==> flow/design.v <==
module memory_controller( CLK_48MHZ,RESET,SDRAM_STATUS,READ_CMD, GEIG_DATA, MAG_DATA, BA_READ,COL_READ, ROW_READ, 
BA_WRITE, COL_WRITE, ROW_WRITE
,NEXT_READ,NEXT_WRITE,DATA_OUT,BA_OUT,COL_OUT,ROW_OUT,CMD_OUT);
input CLK_48MHZ,RESET,SDRAM_STATUS, READ_CMD;
input [79:0] GEIG_DATA;
input [79:0] MAG_DATA;
input [1:0] BA_READ;
input [8:0] COL_READ;
input [12:0] ROW_READ;
input [1:0] BA_WRITE;
input [8:0] COL_WRITE;
input [12:0] ROW_WRITE;
output NEXT_READ, NEXT_WRITE;
output [15:0] DATA_OUT;
output [1:0] BA_OUT;
output [8:0] COL_OUT;
output [12:0] ROW_OUT;
output [1:0] CMD_OUT;
reg [79:0] geig_prev;
reg [79:0] geig_buffer;
parameter new_geig_cmd =2'b01;
parameter num_geig_cycles = 5;
reg [79:0] mag_prev;
reg [79:0] mag_buffer;
parameter new_mag_cmd =2'b10;
parameter num_mag_cycles = 5;
reg [79:0] data_buffer;
reg read_prev;
parameter new_read_cmd = 2'b11;
reg [23:0] read_address;
reg [23:0] write_address;
reg [7:0] schedule;
reg [2:0] num_cycles;
reg [2:0] write_count;
reg busy_hold;
reg next_write;
reg next_read;
reg [1:0] ba_out;
reg [12:0] row_out;
reg [8:0] col_out;
reg [15:0] data_out;
reg [1:0] cmd_out;
assign NEXT_WRITE = next_write;
assign NEXT_READ = next_read;
assign CMD_OUT = cmd_out;
assign BA_OUT = ba_out;
assign ROW_OUT = row_out;
assign COL_OUT = col_out;
assign DATA_OUT = data_out;
always @(posedge CLK_48MHZ or negedge RESET)
begin
if (RESET==1'b0) begin
    schedule = 8'b00000000;
    busy_hold = 1'b0;
    write_count=4'b0000;
    next_write<=0;
    next_read<=0;
    cmd_out<=2'b00;
    num_cycles=0;
    ba_out<=0;
    row_out<=0;
    col_out<=0;
    data_out<=0;
    write_address=0;
    read_address=0;
    mag_prev=80'b0;
    geig_prev=80'b0;
end else begin
write_address = {BA_WRITE,COL_WRITE,ROW_WRITE};
read_address = {BA_READ,COL_READ,ROW_READ};
if ((schedule[1:0] ==2'b00) && (RESET==1'b1)) begin
    schedule=schedule>>2;
end
if ((geig_prev!=GEIG_DATA) && (RESET==1'b1)) begin
    geig_buffer[79:0] = GEIG_DATA;
    geig_prev = GEIG_DATA;
    if (schedule[1:0] == 2'b00) begin
        schedule[1:0] = new_geig_cmd;
    end else if (schedule[3:2] ==2'b00) begin
        schedule[3:2] = new_geig_cmd;
    end else if (schedule[5:4] == 2'b00) begin
        schedule[5:4] = new_geig_cmd;
    end else begin
        schedule[7:6] = new_geig_cmd;
    end
end else begin
    geig_prev= GEIG_DATA;
end
if ((mag_prev!=MAG_DATA) && (RESET==1'b1)) begin
    mag_buffer[79:0] = MAG_DATA;
    mag_prev = MAG_DATA;
    if (schedule[1:0] == 2'b00) begin
        schedule[1:0] = new_mag_cmd;
    end else if (schedule[3:2] ==2'b00) begin
        schedule[3:2] = new_mag_cmd;
    end else if (schedule[5:4] == 2'b00) begin
        schedule[5:4] = new_mag_cmd;
    end else begin
        schedule[7:6] = new_mag_cmd;
    end
end else begin
    mag_prev=MAG_DATA;
end
if ((READ_CMD ==1'b1) && (read_prev ==1'b0) && (RESET==1'b1))begin
    read_prev=READ_CMD;
    if (schedule[1:0] == 2'b00) begin
        schedule[1:0] = new_read_cmd;
    end else if (schedule[3:2] ==2'b00) begin
        schedule[3:2] = new_read_cmd;
    end else if (schedule[5:4] == 2'b00) begin
        schedule[5:4] = new_read_cmd;
    end else begin
        schedule[7:6] = new_read_cmd;
    end
end else begin
    read_prev = READ_CMD;
end
if (((schedule[1:0] == new_geig_cmd) || (schedule[1:0] == new_mag_cmd)) && (RESET==1'b1)) begin
    if ((schedule[1:0] == new_geig_cmd) && (write_count==0)) begin
        num_cycles=num_geig_cycles;
        data_buffer[79:0] = geig_buffer;
    end else if ((schedule[1:0] == new_mag_cmd) && (write_count==0)) begin
        num_cycles = num_mag_cycles;
        data_buffer[79:0]=mag_buffer;
    end
    if (write_count<num_cycles) begin
        if ((SDRAM_STATUS==1'b1) && (busy_hold==1)) begin
            cmd_out<=2'b00;
        end
        if ((busy_hold==1'b1)&&(SDRAM_STATUS==1'b0)) begin
            next_write<=1'b1;
            data_buffer = data_buffer >>16;
            busy_hold=1'b0;
            write_count=write_count+1;
        end else if ((SDRAM_STATUS==1'b0) && (busy_hold==0)) begin
            next_write<=1'b0;
            cmd_out<=2'b10;
            ba_out<=BA_WRITE;
            row_out<=ROW_WRITE;
            col_out<=COL_WRITE;
            data_out<=data_buffer[15:0];
            busy_hold=1'b1;
        end
    end else if (write_count==num_cycles) begin
        write_count=0;
        schedule=schedule>>2;
    end
end else if ((schedule[1:0]==new_read_cmd) && (RESET==1'b1)) begin
    if (read_address == write_address) begin 
        schedule=schedule>>2;
    end else begin
        if ((SDRAM_STATUS==1'b1) && (busy_hold==1)) begin
            cmd_out<=2'b00;
        end    
        if ((SDRAM_STATUS==1'b0) && (busy_hold==1)) begin
            next_read<=1'b1;
            busy_hold=0;
            schedule=schedule>>2;
        end else if ((SDRAM_STATUS==1'b0) && (busy_hold==0)) begin
            next_read<=1'b0;
            cmd_out<=2'b01;
            ba_out<=BA_READ;
            row_out<=ROW_READ;
            col_out<=COL_READ;
            busy_hold=1'b1;
        end
    end
end
end  
end
endmodule
module sdram_interface(CLK_48MHZ,RESET,TIMESTAMP,A_IN_BANK,A_IN_COL,A_IN_ROW,D_IN,CMD_IN,
SDRAM_DQ_IN,SDRAM_DQ_OUT,SDRAM_DQ_OE,
SDRAM_A0,SDRAM_A1,SDRAM_A2,SDRAM_A3,SDRAM_A4,SDRAM_A5,SDRAM_A6,SDRAM_A7,SDRAM_A8,SDRAM_A9,SDRAM_A10,SDRAM_A11,
SDRAM_A12,
SDRAM_CLK_EN,SDRAM_BA0,SDRAM_BA1,SDRAM_CKE,SDRAM_CS,SDRAM_RAS,SDRAM_CAS,SDRAM_WE,SDRAM_DQML,SDRAM_DQMU,
STATUS,DATA_READ);
parameter t_rc = 4;  
parameter t_ras = 3;  
parameter t_rcd= 1;  
parameter t_rp = 2;  
parameter t_dpl = 1;  
parameter t_rrd =1;  
parameter t_ref = 1;  
input CLK_48MHZ;
input RESET;
input [23:0] TIMESTAMP;
input [1:0] CMD_IN;  
input [1:0] A_IN_BANK;
input [8:0] A_IN_COL;
input [12:0] A_IN_ROW;
input [15:0] D_IN;
input [15:0] SDRAM_DQ_IN;
output [15:0] SDRAM_DQ_OUT;
output SDRAM_DQ_OE;
output SDRAM_A0,SDRAM_A1,SDRAM_A2,SDRAM_A3,SDRAM_A4,SDRAM_A5,SDRAM_A6,SDRAM_A7,SDRAM_A8,SDRAM_A9,SDRAM_A10,
SDRAM_A11,SDRAM_A12,
SDRAM_CLK_EN,SDRAM_BA0,SDRAM_BA1,SDRAM_CKE,SDRAM_CS,SDRAM_RAS,SDRAM_CAS,SDRAM_WE,SDRAM_DQML,SDRAM_DQMU;
output STATUS;
output [15:0] DATA_READ;
reg busy;
assign STATUS=busy;
reg [15:0] dout;  
reg weVAL;  
assign SDRAM_DQ_OUT = dout;
assign SDRAM_DQ_OE = weVAL;
reg [15:0] dread;  
assign DATA_READ[0] = dread[0];
assign DATA_READ[1] = dread[1];
assign DATA_READ[2] = dread[2];
assign DATA_READ[3] = dread[3];
assign DATA_READ[4] = dread[4];
assign DATA_READ[5] = dread[5];
assign DATA_READ[6] = dread[6];
assign DATA_READ[7] = dread[7];
assign DATA_READ[8] = dread[8];
assign DATA_READ[9] = dread[9];
assign DATA_READ[10] = dread[10];
assign DATA_READ[11] = dread[11];
assign DATA_READ[12] = dread[12];
assign DATA_READ[13] = dread[13];
assign DATA_READ[14] = dread[14];
assign DATA_READ[15] = dread[15];
reg [12:0] address;
assign SDRAM_A0 = address[0];
assign SDRAM_A1 = address[1];
assign SDRAM_A2 = address[2];
assign SDRAM_A3 = address[3];
assign SDRAM_A4 = address[4];
assign SDRAM_A5 = address[5];
assign SDRAM_A6 = address[6];
assign SDRAM_A7 = address[7];
assign SDRAM_A8 = address[8];
assign SDRAM_A9 = address[9];
assign SDRAM_A10 = address[10];
assign SDRAM_A11 = address[11];
assign SDRAM_A12 = address[12];
reg pwr_up_hold;
reg pwr_stabalize;
reg [3:0] init_counter;
reg [23:0] ts_delay;
assign SDRAM_CLK_EN = pwr_stabalize;  
reg cke;
reg cs;
reg ras;
reg cas;
reg we;
reg ba0;
reg ba1;
reg dqmu;
reg dqml;
assign SDRAM_CKE = cke;
assign SDRAM_CS =  cs;
assign SDRAM_RAS=  ras;
assign SDRAM_CAS=  cas;
assign SDRAM_WE=   we;
assign SDRAM_BA0=  ba0;
assign SDRAM_BA1=  ba1;
assign SDRAM_DQMU= dqmu;
assign SDRAM_DQML= dqml;
reg write_cycle;
reg write_exit;
reg [3:0] write_counter;
reg read_cycle;
reg [3:0] read_counter;
reg read_exit;
reg idle_cycle;
always @(negedge CLK_48MHZ or negedge RESET)
begin
if (RESET==1'b0) begin
    weVAL<=1'b0;
    pwr_up_hold=1'b1;
    busy=1'b1;
    pwr_stabalize=1'b0;
    init_counter=4'b0;
    write_cycle=1'b0;
    write_exit=1'b0;
    write_counter=4'b0;
    read_cycle=1'b0;
    read_counter=4'b0;
    read_exit=1'b0;
    idle_cycle=1'b0;
    dout<=0;
    address=0;
    dread<=0;
    ts_delay=0;
    cke<=1'b0;
    cs<=1'b0;
    ras<=1'b0;
    cas<=1'b0;
    we<=1'b0;
    ba0<=1'b0;
    ba1<=1'b0;
    dqmu<=1'b0;
    dqml<=1'b0;
end else begin
    if (busy==0) begin
        if (CMD_IN==2) begin
            write_cycle=1;
            write_exit=0;
        end else if (CMD_IN==1) begin
            read_cycle=1;
            read_exit=0;
        end else begin
            idle_cycle=1;
        end
    end
    if (write_cycle==1) begin
        if (write_counter==t_rc+t_ras+2) begin
            cke<=0;
            cs<=0;
            ras<=0;
            cas<=0;
            we<=1;
            address=13'b0;
            busy=0;
            write_cycle=0;
            write_counter=0;
            write_exit=1;
        end
        if ((write_counter>t_rc+t_ras) && (write_counter<t_rc+t_ras+2)) begin
            cke<=1;
            cs<=0;
            ras<=1;
            cas<=1;
            we<=1;
            dqml<=1;
            dqmu<=1;
            weVAL<=0;
            address=13'b0;
            write_counter=write_counter+1;
        end
        if (write_counter==t_rc+t_ras) begin
            cke<=1;
            cs<=0;
            ras<=1;
            cas<=0;
            we<=0;
            address[8:0] = A_IN_COL;
            address[10] =1;
            weVAL<=1;
            dout<=D_IN;  
            write_counter=write_counter+1;
        end
        if ((write_counter>t_rc) && (write_counter<t_rc+t_ras)) begin
            cke<=1;
            cs<=0;
            ras<=1;
            cas<=1;
            we<=1;
            address=13'b0;
            write_counter=write_counter+1;
        end
        if (write_counter==t_rc) begin
            cke<=1;
            cs<=0;
            ras<=0;
            cas<=1;
            we<=1;
            dqmu<=0;
            dqml<=0;
            ba0<=A_IN_BANK[0];
            ba1<=A_IN_BANK[1];
            address=A_IN_ROW;
            write_counter=write_counter+1;
        end
        if ((write_counter>0) && (write_counter<t_rc)) begin
            cke<=1;
            cs<=0;
            ras<=1;
            cas<=1;
            we<=1;
            address=13'b0;
            write_counter=write_counter+1;
        end
        if ((write_counter==0) && (write_exit==0)) begin
            cke<=1;
            cs<=0;
            ras<=1;
            cas<=1;
            we<=1;
            busy=1;
            write_counter=write_counter+1;
        end
    end
    if (read_cycle==1) begin
        if (read_counter==t_rc+t_ras+5) begin
            cke<=0;
            cs<=0;
            ras<=0;
            cas<=0;
            we<=1;
            address=13'b0;
            busy=0;
            read_cycle=0;
            read_counter=0;
            read_exit=1;
        end
        if (read_counter==t_rc+t_ras+4) begin
            cke<=1;
            cs<=0;
            ras<=1;
            cas<=1;
            we<=1;
            dqmu<=1;
            dqml<=1;
            address=13'b0;
            read_counter=read_counter+1;
        end
        if (read_counter==t_rc+t_ras+3) begin
            cke<=1;
            cs<=0;
            ras<=1;
            cas<=1;
            we<=1;
            dread<=SDRAM_DQ_IN;
            address=13'b0;
            read_counter=read_counter+1;
        end
        if ((read_counter>t_rc+t_ras) && (read_counter<t_rc+t_ras+3)) begin
            cke<=1;
            cs<=0;
            ras<=1;
            cas<=1;
            we<=1;
            address=13'b0;
            read_counter=read_counter+1;
        end
        if (read_counter==t_rc+t_ras) begin
            cke<=1;
            cs<=0;
            ras<=1;
            cas<=0;
            we<=1;
            address[8:0] = A_IN_COL;
            address[10] =1; 
            dread<= 16'b0;
            read_counter=read_counter+1;
        end
        if ((read_counter>t_rc) && (read_counter<t_rc+t_ras)) begin
            cke<=1;
            cs<=0;
            ras<=1;
            cas<=1;
            we<=1;
            address=13'b0;
            read_counter=read_counter+1;
        end
        if (read_counter==t_rc) begin
            cke<=1;
            cs<=0;
            ras<=0;
            cas<=1;
            we<=1;
            dqmu<=0;
            dqml<=0;
            ba0<=A_IN_BANK[0];
            ba1<=A_IN_BANK[1];
            address=A_IN_ROW;
            read_counter=read_counter+1;
        end
        if ((read_counter>0) && (read_counter<t_rc)) begin
            cke<=1;
            cs<=0;
            ras<=1;
            cas<=1;
            we<=1;
            address=13'b0;
            read_counter=read_counter+1;
        end
        if ((read_counter==0) && (read_exit==0)) begin
            cke<=1;
            cs<=0;
            ras<=1;
            cas<=1;
            we<=1;
            busy=1;
            read_counter=read_counter+1;
        end
    end
    if (pwr_up_hold==1'b1) begin
        if (TIMESTAMP < 2) begin
            cke<=1'b0;
            cs<=1'b0;
            dqml<=1'b0;
            dqmu<=1'b0;
            dout<=16'b0;
            busy=1;
        end else if ((TIMESTAMP>=2)&&(TIMESTAMP<4)) begin
            pwr_stabalize=1'b1;
            cke<=1'b1;
            dqml<=1'b1;
            dqmu<=1'b1;
        end else if (TIMESTAMP>=4) begin  
            if (init_counter==t_rp+1+t_rc+1+1) begin
                cke<=0;
                cs<=0;
                ras<=0;
                cas<=0;
                we<=1;
                address=13'b0;
                pwr_up_hold=1'b0;  
                busy=0;
            end
            if (init_counter==t_rp+1+t_rc+1) begin
                cke<=1;
                cs<=0;
                ras<=1;
                cas<=1;
                we<=1;
                address=13'b0;
                init_counter=init_counter+1;
            end
            if (init_counter==t_rp+1+t_rc) begin
                cke<=1;
                cs<=0;
                ras<=0;
                cas<=0;
                we<=0;
                ba1<=0;
                ba0<=1;
                address=13'b0001000100000;
                init_counter=init_counter+1;
            end
            if ((init_counter>t_rp+1) && (init_counter<t_rp+1+t_rc)) begin
                cke<=1;
                cs<=0;
                ras<=1;
                cas<=1;
                we<=1;
                address=13'b0;
                init_counter=init_counter+1;
            end
            if ((init_counter==t_rp+1) && (TIMESTAMP==ts_delay)) begin
                cke<=1;
                cs<=0;
                ras<=1;
                cas<=1;
                we<=1;
                init_counter=init_counter+1;
            end
            if ((init_counter==t_rp+1) && (TIMESTAMP!=ts_delay)) begin
                cke<=0;
                cs<=0;
                ras<=1;
                cas<=1;
                we<=1;
                address=13'b0;
            end
            if (init_counter==t_rp) begin
                cke<=0;
                cs<=0;
                ras<=0;
                cas<=0;
                we<=1;
                address=13'b0;
                init_counter=init_counter+1;
                ts_delay=TIMESTAMP+1;
            end
            if ((init_counter>0) && (init_counter<t_rp)) begin
                cke<=1;
                cs<=0;
                ras<=1;
                cas<=1;
                we<=1;
                address=13'b0;
                init_counter=init_counter+1;
            end
            if (init_counter==0) begin
                cke<=1;
                cs<=0;
                ras<=0;
                cas<=1;
                we<=0;
                address[10]=1;
                init_counter=init_counter+1;
            end
        end
    end
end  
end
endmodule
module read_buffer( CLK_48MHZ,RESET,NEXT_BYTE,DATA_READ,ROW_WRITE,READ_CMD,BYTE_OUT);
input CLK_48MHZ, RESET, NEXT_BYTE;
input [15:0] DATA_READ;
input [12:0] ROW_WRITE;
output READ_CMD;
output [7:0] BYTE_OUT;
reg read_cmd;
reg [1:0] init_stage;
reg [8:0] init_wait;
reg [7:0] byte_out;
reg [1:0] position;
reg next_byte_prev;
reg [15:0] buffer_a;
reg [15:0] buffer_b;
assign BYTE_OUT = byte_out;
assign READ_CMD = read_cmd;
always @(posedge CLK_48MHZ or negedge RESET) begin
    if (RESET==1'b0) begin
        read_cmd<=1'b0;
        position<= 2'b00;
        byte_out<=8'b0;
        next_byte_prev<=1'b0;
        init_stage=1;
        init_wait=0;
        buffer_a<=0;
        buffer_b<=0;
    end else begin
        next_byte_prev<=NEXT_BYTE;
        if ((NEXT_BYTE==1'b1) && (next_byte_prev==1'b0) && (init_stage==0)) begin
            if (position==2'b00) begin
                byte_out<=buffer_a[7:0];
                position<=position+1;
            end else if (position==2'b01) begin
                byte_out<=buffer_a[15:8];
                position<=position+1;
            end else if (position==2'b10) begin
                byte_out<=buffer_b[7:0];
                position<=position+1;
            end else begin
                byte_out<=buffer_b[15:8];
                position<=2'b00;
            end
        end
        if ((init_stage==1) && (ROW_WRITE>=13'b0000000000011)) begin
            read_cmd<=1'b1;
            init_stage=2;
        end
        if (init_stage==2) begin
            if (init_wait<300) begin
                buffer_a<=DATA_READ;
                init_wait=init_wait+1;
            end else if ((init_wait>=300) && (init_wait<400)) begin
                read_cmd<=1'b0;
                init_wait=init_wait+1;
            end else if (init_wait>=400) begin
                read_cmd<=1'b1;
                init_wait=0;
                init_stage=0;
            end 
        end
        if ((position==2'b00) && (init_stage==0)) begin
            read_cmd<=1'b1;
        end
        if ((position==2'b01) && (init_stage==0)) begin
            read_cmd<=1'b0;
            buffer_b<=DATA_READ;
        end
        if ((position==2'b10) && (init_stage==0)) begin
            read_cmd<=1'b1;
        end
        if ((position==2'b11) && (init_stage==0)) begin
            buffer_a<=DATA_READ;
            read_cmd<=1'b0;
        end
    end
end
endmodule
module write_address_traversal( CLK,RESET,NEXT, BA_WRITE_OUT, ROW_WRITE_OUT,COL_WRITE_OUT );
input CLK, NEXT, RESET;
output [1:0] BA_WRITE_OUT;
output [8:0] COL_WRITE_OUT;
output [12:0] ROW_WRITE_OUT;
reg [23:0] current_count;
reg next_prev;  
assign BA_WRITE_OUT = current_count[23:22];
assign COL_WRITE_OUT = current_count[21:13];
assign ROW_WRITE_OUT = current_count[12:0];
always @(negedge CLK or negedge RESET)
begin
if (RESET==1'b0) begin
    current_count=24'b0;
    next_prev=1'b0;
end else begin
    if (NEXT && !next_prev) begin
    if (current_count == 24'b111111111111111111111111) begin
        current_count = 24'b0;
    end else begin
        current_count = current_count+1;
    end
end
    next_prev = NEXT;
end
end
endmodule
module read_address_traversal( CLK,NEXT,RESET, BA_READ_OUT, ROW_READ_OUT,COL_READ_OUT );
input CLK,NEXT,RESET;
output [1:0] BA_READ_OUT;
output [8:0] COL_READ_OUT;
output [12:0] ROW_READ_OUT;
reg [23:0] current_count;
reg next_prev;  
assign BA_READ_OUT = current_count[23:22];
assign COL_READ_OUT = current_count[21:13];
assign ROW_READ_OUT = current_count[12:0];
always @(negedge CLK or negedge RESET)
begin
if (RESET==1'b0) begin
    current_count=24'b0;
    next_prev=1'b0;
end else begin
    if (NEXT && !next_prev) begin
    if (current_count == 24'b111111111111111111111111) begin
        current_count = 24'b0;
    end else begin
        current_count = current_count+1;
    end
    end
    next_prev = NEXT;
    end
end
endmodule
module sdram_logger (
    input         clk,           
    input         rst_n,         
    input  [23:0] timestamp,     
    input  [79:0] geig_data,     
    input  [79:0] mag_data,      
    input         next_byte,     
    input  [15:0] sdram_dq_in,   
    output [15:0] sdram_dq_out,  
    output        sdram_dq_oe,   
    output [12:0] sdram_a,
    output [1:0]  sdram_ba,
    output        sdram_clk_en,
    output        sdram_cke,
    output        sdram_cs,
    output        sdram_ras,
    output        sdram_cas,
    output        sdram_we,
    output        sdram_dqml,
    output        sdram_dqmu,
    output [7:0]  byte_out       
);
wire        sdram_status;
wire [15:0] data_read;
wire        next_read, next_write, read_cmd;
wire [15:0] mc_data_out;
wire [1:0]  mc_ba_out, mc_cmd_out;
wire [8:0]  mc_col_out;
wire [12:0] mc_row_out;
wire [1:0]  ba_read, ba_write;
wire [8:0]  col_read, col_write;
wire [12:0] row_read, row_write;
memory_controller memory_controller_0(
    .CLK_48MHZ    ( clk ),
    .RESET        ( rst_n ),
    .SDRAM_STATUS ( sdram_status ),
    .READ_CMD     ( read_cmd ),
    .GEIG_DATA    ( geig_data ),
    .MAG_DATA     ( mag_data ),
    .BA_READ      ( ba_read ),
    .COL_READ     ( col_read ),
    .ROW_READ     ( row_read ),
    .BA_WRITE     ( ba_write ),
    .COL_WRITE    ( col_write ),
    .ROW_WRITE    ( row_write ),
    .NEXT_READ    ( next_read ),
    .NEXT_WRITE   ( next_write ),
    .DATA_OUT     ( mc_data_out ),
    .BA_OUT       ( mc_ba_out ),
    .COL_OUT      ( mc_col_out ),
    .ROW_OUT      ( mc_row_out ),
    .CMD_OUT      ( mc_cmd_out )
);
read_address_traversal read_address_traversal_0(
    .CLK          ( clk ),
    .NEXT         ( next_read ),
    .RESET        ( rst_n ),
    .BA_READ_OUT  ( ba_read ),
    .ROW_READ_OUT ( row_read ),
    .COL_READ_OUT ( col_read )
);
write_address_traversal write_address_traversal_0(
    .CLK           ( clk ),
    .RESET         ( rst_n ),
    .NEXT          ( next_write ),
    .BA_WRITE_OUT  ( ba_write ),
    .ROW_WRITE_OUT ( row_write ),
    .COL_WRITE_OUT ( col_write )
);
read_buffer read_buffer_0(
    .CLK_48MHZ ( clk ),
    .RESET     ( rst_n ),
    .NEXT_BYTE ( next_byte ),
    .DATA_READ ( data_read ),
    .ROW_WRITE ( row_write ),
    .READ_CMD  ( read_cmd ),
    .BYTE_OUT  ( byte_out )
);
sdram_interface sdram_interface_0(
    .CLK_48MHZ    ( clk ),
    .RESET        ( rst_n ),
    .TIMESTAMP    ( timestamp ),
    .A_IN_BANK    ( mc_ba_out ),
    .A_IN_COL     ( mc_col_out ),
    .A_IN_ROW     ( mc_row_out ),
    .D_IN         ( mc_data_out ),
    .CMD_IN       ( mc_cmd_out ),
    .SDRAM_DQ_IN  ( sdram_dq_in ),
    .SDRAM_DQ_OUT ( sdram_dq_out ),
    .SDRAM_DQ_OE  ( sdram_dq_oe ),
    .SDRAM_A0  ( sdram_a[0] ),  .SDRAM_A1  ( sdram_a[1] ),  .SDRAM_A2  ( sdram_a[2] ),
    .SDRAM_A3  ( sdram_a[3] ),  .SDRAM_A4  ( sdram_a[4] ),  .SDRAM_A5  ( sdram_a[5] ),
    .SDRAM_A6  ( sdram_a[6] ),  .SDRAM_A7  ( sdram_a[7] ),  .SDRAM_A8  ( sdram_a[8] ),
    .SDRAM_A9  ( sdram_a[9] ),  .SDRAM_A10 ( sdram_a[10] ), .SDRAM_A11 ( sdram_a[11] ),
    .SDRAM_A12 ( sdram_a[12] ),
    .SDRAM_CLK_EN ( sdram_clk_en ),
    .SDRAM_BA0    ( sdram_ba[0] ),
    .SDRAM_BA1    ( sdram_ba[1] ),
    .SDRAM_CKE    ( sdram_cke ),
    .SDRAM_CS     ( sdram_cs ),
    .SDRAM_RAS    ( sdram_ras ),
    .SDRAM_CAS    ( sdram_cas ),
    .SDRAM_WE     ( sdram_we ),
    .SDRAM_DQML   ( sdram_dqml ),
    .SDRAM_DQMU   ( sdram_dqmu ),
    .STATUS       ( sdram_status ),
    .DATA_READ    ( data_read )
);
endmodule
--- tool output ---
---- From RTL to reports: sdram_logger ----
Tool output for the design above before and after an edit, in the order of the flow.
"before" refers to lines of the RTL above, "after" to lines of the edited file.
"change": "after" minus "before" as printed here. "relative change": 100 x difference / "before".
Operators carry their Yosys type and port widths (W data, S select, Z words).
Library cell names are shortened.
The mark -- stands for no value.
inputs
  top ..................................... sdram_logger
  clock ................................... clk
  cell library ............................ sky130hd
  timing corner ........................... tt_025C_1v80

---- Diff ----
The edit as a unified diff against the file above.
A script made this edit; it was not meant as an optimisation.
begin of diff
@@ -591,5 +591,5 @@
 reg [8:0] init_wait;
 reg [7:0] byte_out;
-reg [1:0] position;
+reg [2:0] position;
 reg next_byte_prev;
 reg [15:0] buffer_a;
end of diff

---- Word-level counts ----
Source: Yosys, flattened and elaborated, memories not mapped. Widths are those after wreduce. Registers that Yosys merges into a memory's read port (data or address) are not register bits. Print and check cells do not count. Equal cells are merged and count once.
cells by class
  what                              before  after  change  relative change (%)
  bitwise operators                 11      11     0       0.00
  equality and inequality tests     35      35     0       0.00
  magnitude comparators             26      26     0       0.00
  add/subtract/negate cells         27      27     0       0.00
  reductions and logical operators  77      77     0       0.00
  muxes and demuxes                 438     438    0       0.00
operators by type and width
  cell                   before  after  change  relative change (%)
  $mux W2                38      35     -3      -7.89
  $mux W3                6       9      +3      +50.00
  $eq A2 B2 Y1 const B   6       4      -2      -33.33
  $eq A3 B2 Y1 const B   0       2      +2      --
  $logic_not A2 Y1       13      12     -1      -7.69
  $eq A2 B1 Y1 const B   4       3      -1      -25.00
  $add A2 B1 Y2 const B  1       0      -1      -100.00
  $add A3 B1 Y3 const B  1       2      +1      +100.00
  $logic_not A3 Y1       1       2      +1      +100.00
  $eq A3 B1 Y1 const B   0       1      +1      --
Operator kinds equal on both sides are left out: 48.
storage and ports
  what                     before  after  change  relative change (%)
  output and inout bits    48      48     0       0.00
  cells after elaboration  667     667    0       0.00
  bits of input ports      203     203    0       0.00
  bits in registers        663     664    +1      +0.15

---- Depth ----
Longest topological path by Yosys (ltp), each cell counted once; first at word level (registers and memories cut), then after technology mapping (sequential cells cut; the memories' decode and read muxes count).
logic depth
  what                           before  after  change  relative change (%)
  depth in word-level cells      49      49     0       0.00
  ABC_AREA                       0       0      --      --
  gate-level depth with buffers  35      33     -2      -5.71
  gate-level depth less buffers  34      32     -2      -5.88

---- Netlist ----
Source: synth_stat.txt of the flow (Yosys; design flattened, memories mapped). It holds for the ABC_AREA given above (unset counts as 0); a run with the other value may have another netlist.
mapped netlist
  what                               before   after    change  relative change (%)
  flip-flops                         662      663      +1      +0.15
  standard cells after synthesis     3105     2941     -164    -5.28
  cell area after synthesis (sq um)  33469.6  32630.0  -839.6  -2.51
  buffer cells                       191      171      -20     -10.47
cells by type
  cell       before  after  change  relative change (%)
  o21ai_0    288     146    -142    -49.31
  a211oi_1   9       93     +84     +933.33
  mux2i_1    109     191    +82     +75.23
  a21oi_1    137     193    +56     +40.88
  nor2_1     201     247    +46     +22.89
  nand2_1    268     225    -43     -16.04
  o211ai_1   40      6      -34     -85.00
  o21ba_2    34      1      -33     -97.06
  o22a_1     33      2      -31     -93.94
  a2bb2oi_1  31      1      -30     -96.77
  a31oi_1    30      12     -18     -60.00
  o2bb2ai_1  19      1      -18     -94.74
  clkbuf_1   134     121    -13     -9.70
  and2_1     22      10     -12     -54.55
  nand3b_1   15      5      -10     -66.67
  nand4_1    69      60     -9      -13.04
  o31ai_1    13      5      -8      -61.54
  o32ai_2    0       8      +8      --
Cell types equal on both sides are left out: 17.
Not every row of either side is listed.
The figures by module come from a second, unflattened synthesis with its own total; it is not the netlist above.
second synthesis, totals
  what                                             before   after    change  relative change (%)
  cells (unflattened synthesis)                    3046     3064     +18     +0.59
  area total of the unflattened synthesis (sq um)  33193.1  33288.2  +95.1   +0.29
Rows give one instance, submodules left out.
modules, before
  module                   sequential area (sq um)  area (sq um)  cells  instances
  memory_controller        12667.1                  20822.5       1670   1
  sdram_interface          2454.9                   7148.1        897    1
  read_buffer              1402.6                   2756.4        238    1
  read_address_traversal   625.6                    1251.2        122    1
  write_address_traversal  625.6                    1214.9        119    1
  sdram_logger             0.0                      0.0           0      1
modules, after
  module                   sequential area (sq um)  area (sq um)  cells  instances
  memory_controller        12667.1                  20822.5       1670   1
  sdram_interface          2454.9                   7148.1        897    1
  read_buffer              1427.6                   2851.5        256    1
  read_address_traversal   625.6                    1251.2        122    1
  write_address_traversal  625.6                    1214.9        119    1
  sdram_logger             0.0                      0.0           0      1

---- Layout results ----
Both versions went through the flow (Yosys, OpenROAD) with the same settings in each pair. Constraints: input delay and output delay 20% of the set period each, output load 0.01 pF.
settings, set A
  CORE_UTILIZATION ........................ 40
  period_ns ............................... 13.1
  CAP_MARGIN .............................. 20
  CORE_MARGIN ............................. 2
  SLEW_MARGIN ............................. 20
results, set A
  what                                       before   after    change   relative change (%)
  final worst hold slack (ps)                429      446      +17      --
  total power after layout (µW)              5065     5246     +181     +3.57
  total negative slack on setup checks (ps)  0        0        0        --
  utilization in the final report            0.474    0.481    +0.007   --
  standard-cell area after layout (sq um)    39459.1  38824.7  -634.4   -1.61
  full die area (sq um)                      86004.4  83876.8  -2127.6  -2.47
  post-synthesis cell area (sq um)           33469.6  32630.0  -839.6   -2.51
  worst setup slack after layout (ps)        778      1078     +300     --
settings, set B
  CORE_MARGIN ............................. 7
  CORE_UTILIZATION ........................ 64
  PLACE_DENSITY_LB_ADDON .................. 0.24
  SETUP_SLACK_MARGIN ...................... -1.9
  period_ns ............................... 19.0
  CAP_MARGIN .............................. 20
  SLEW_MARGIN ............................. 20
results, set B
  what                                       before   after    change   relative change (%)
  final worst hold slack (ps)                429      426      -3       --
  total power after layout (µW)              3381     3502     +121     +3.58
  total negative slack on setup checks (ps)  0        0        0        --
  utilization in the final report            0.749    0.755    +0.006   --
  standard-cell area after layout (sq um)    38587.0  37971.4  -615.6   -1.60
  full die area (sq um)                      58896.0  57501.6  -1394.4  -2.37
  post-synthesis cell area (sq um)           33469.6  32630.0  -839.6   -2.51
  worst setup slack after layout (ps)        2268     2765     +497     --
"total power after layout" is the tool's figure for a default switching activity; nothing was simulated.
--- end ---
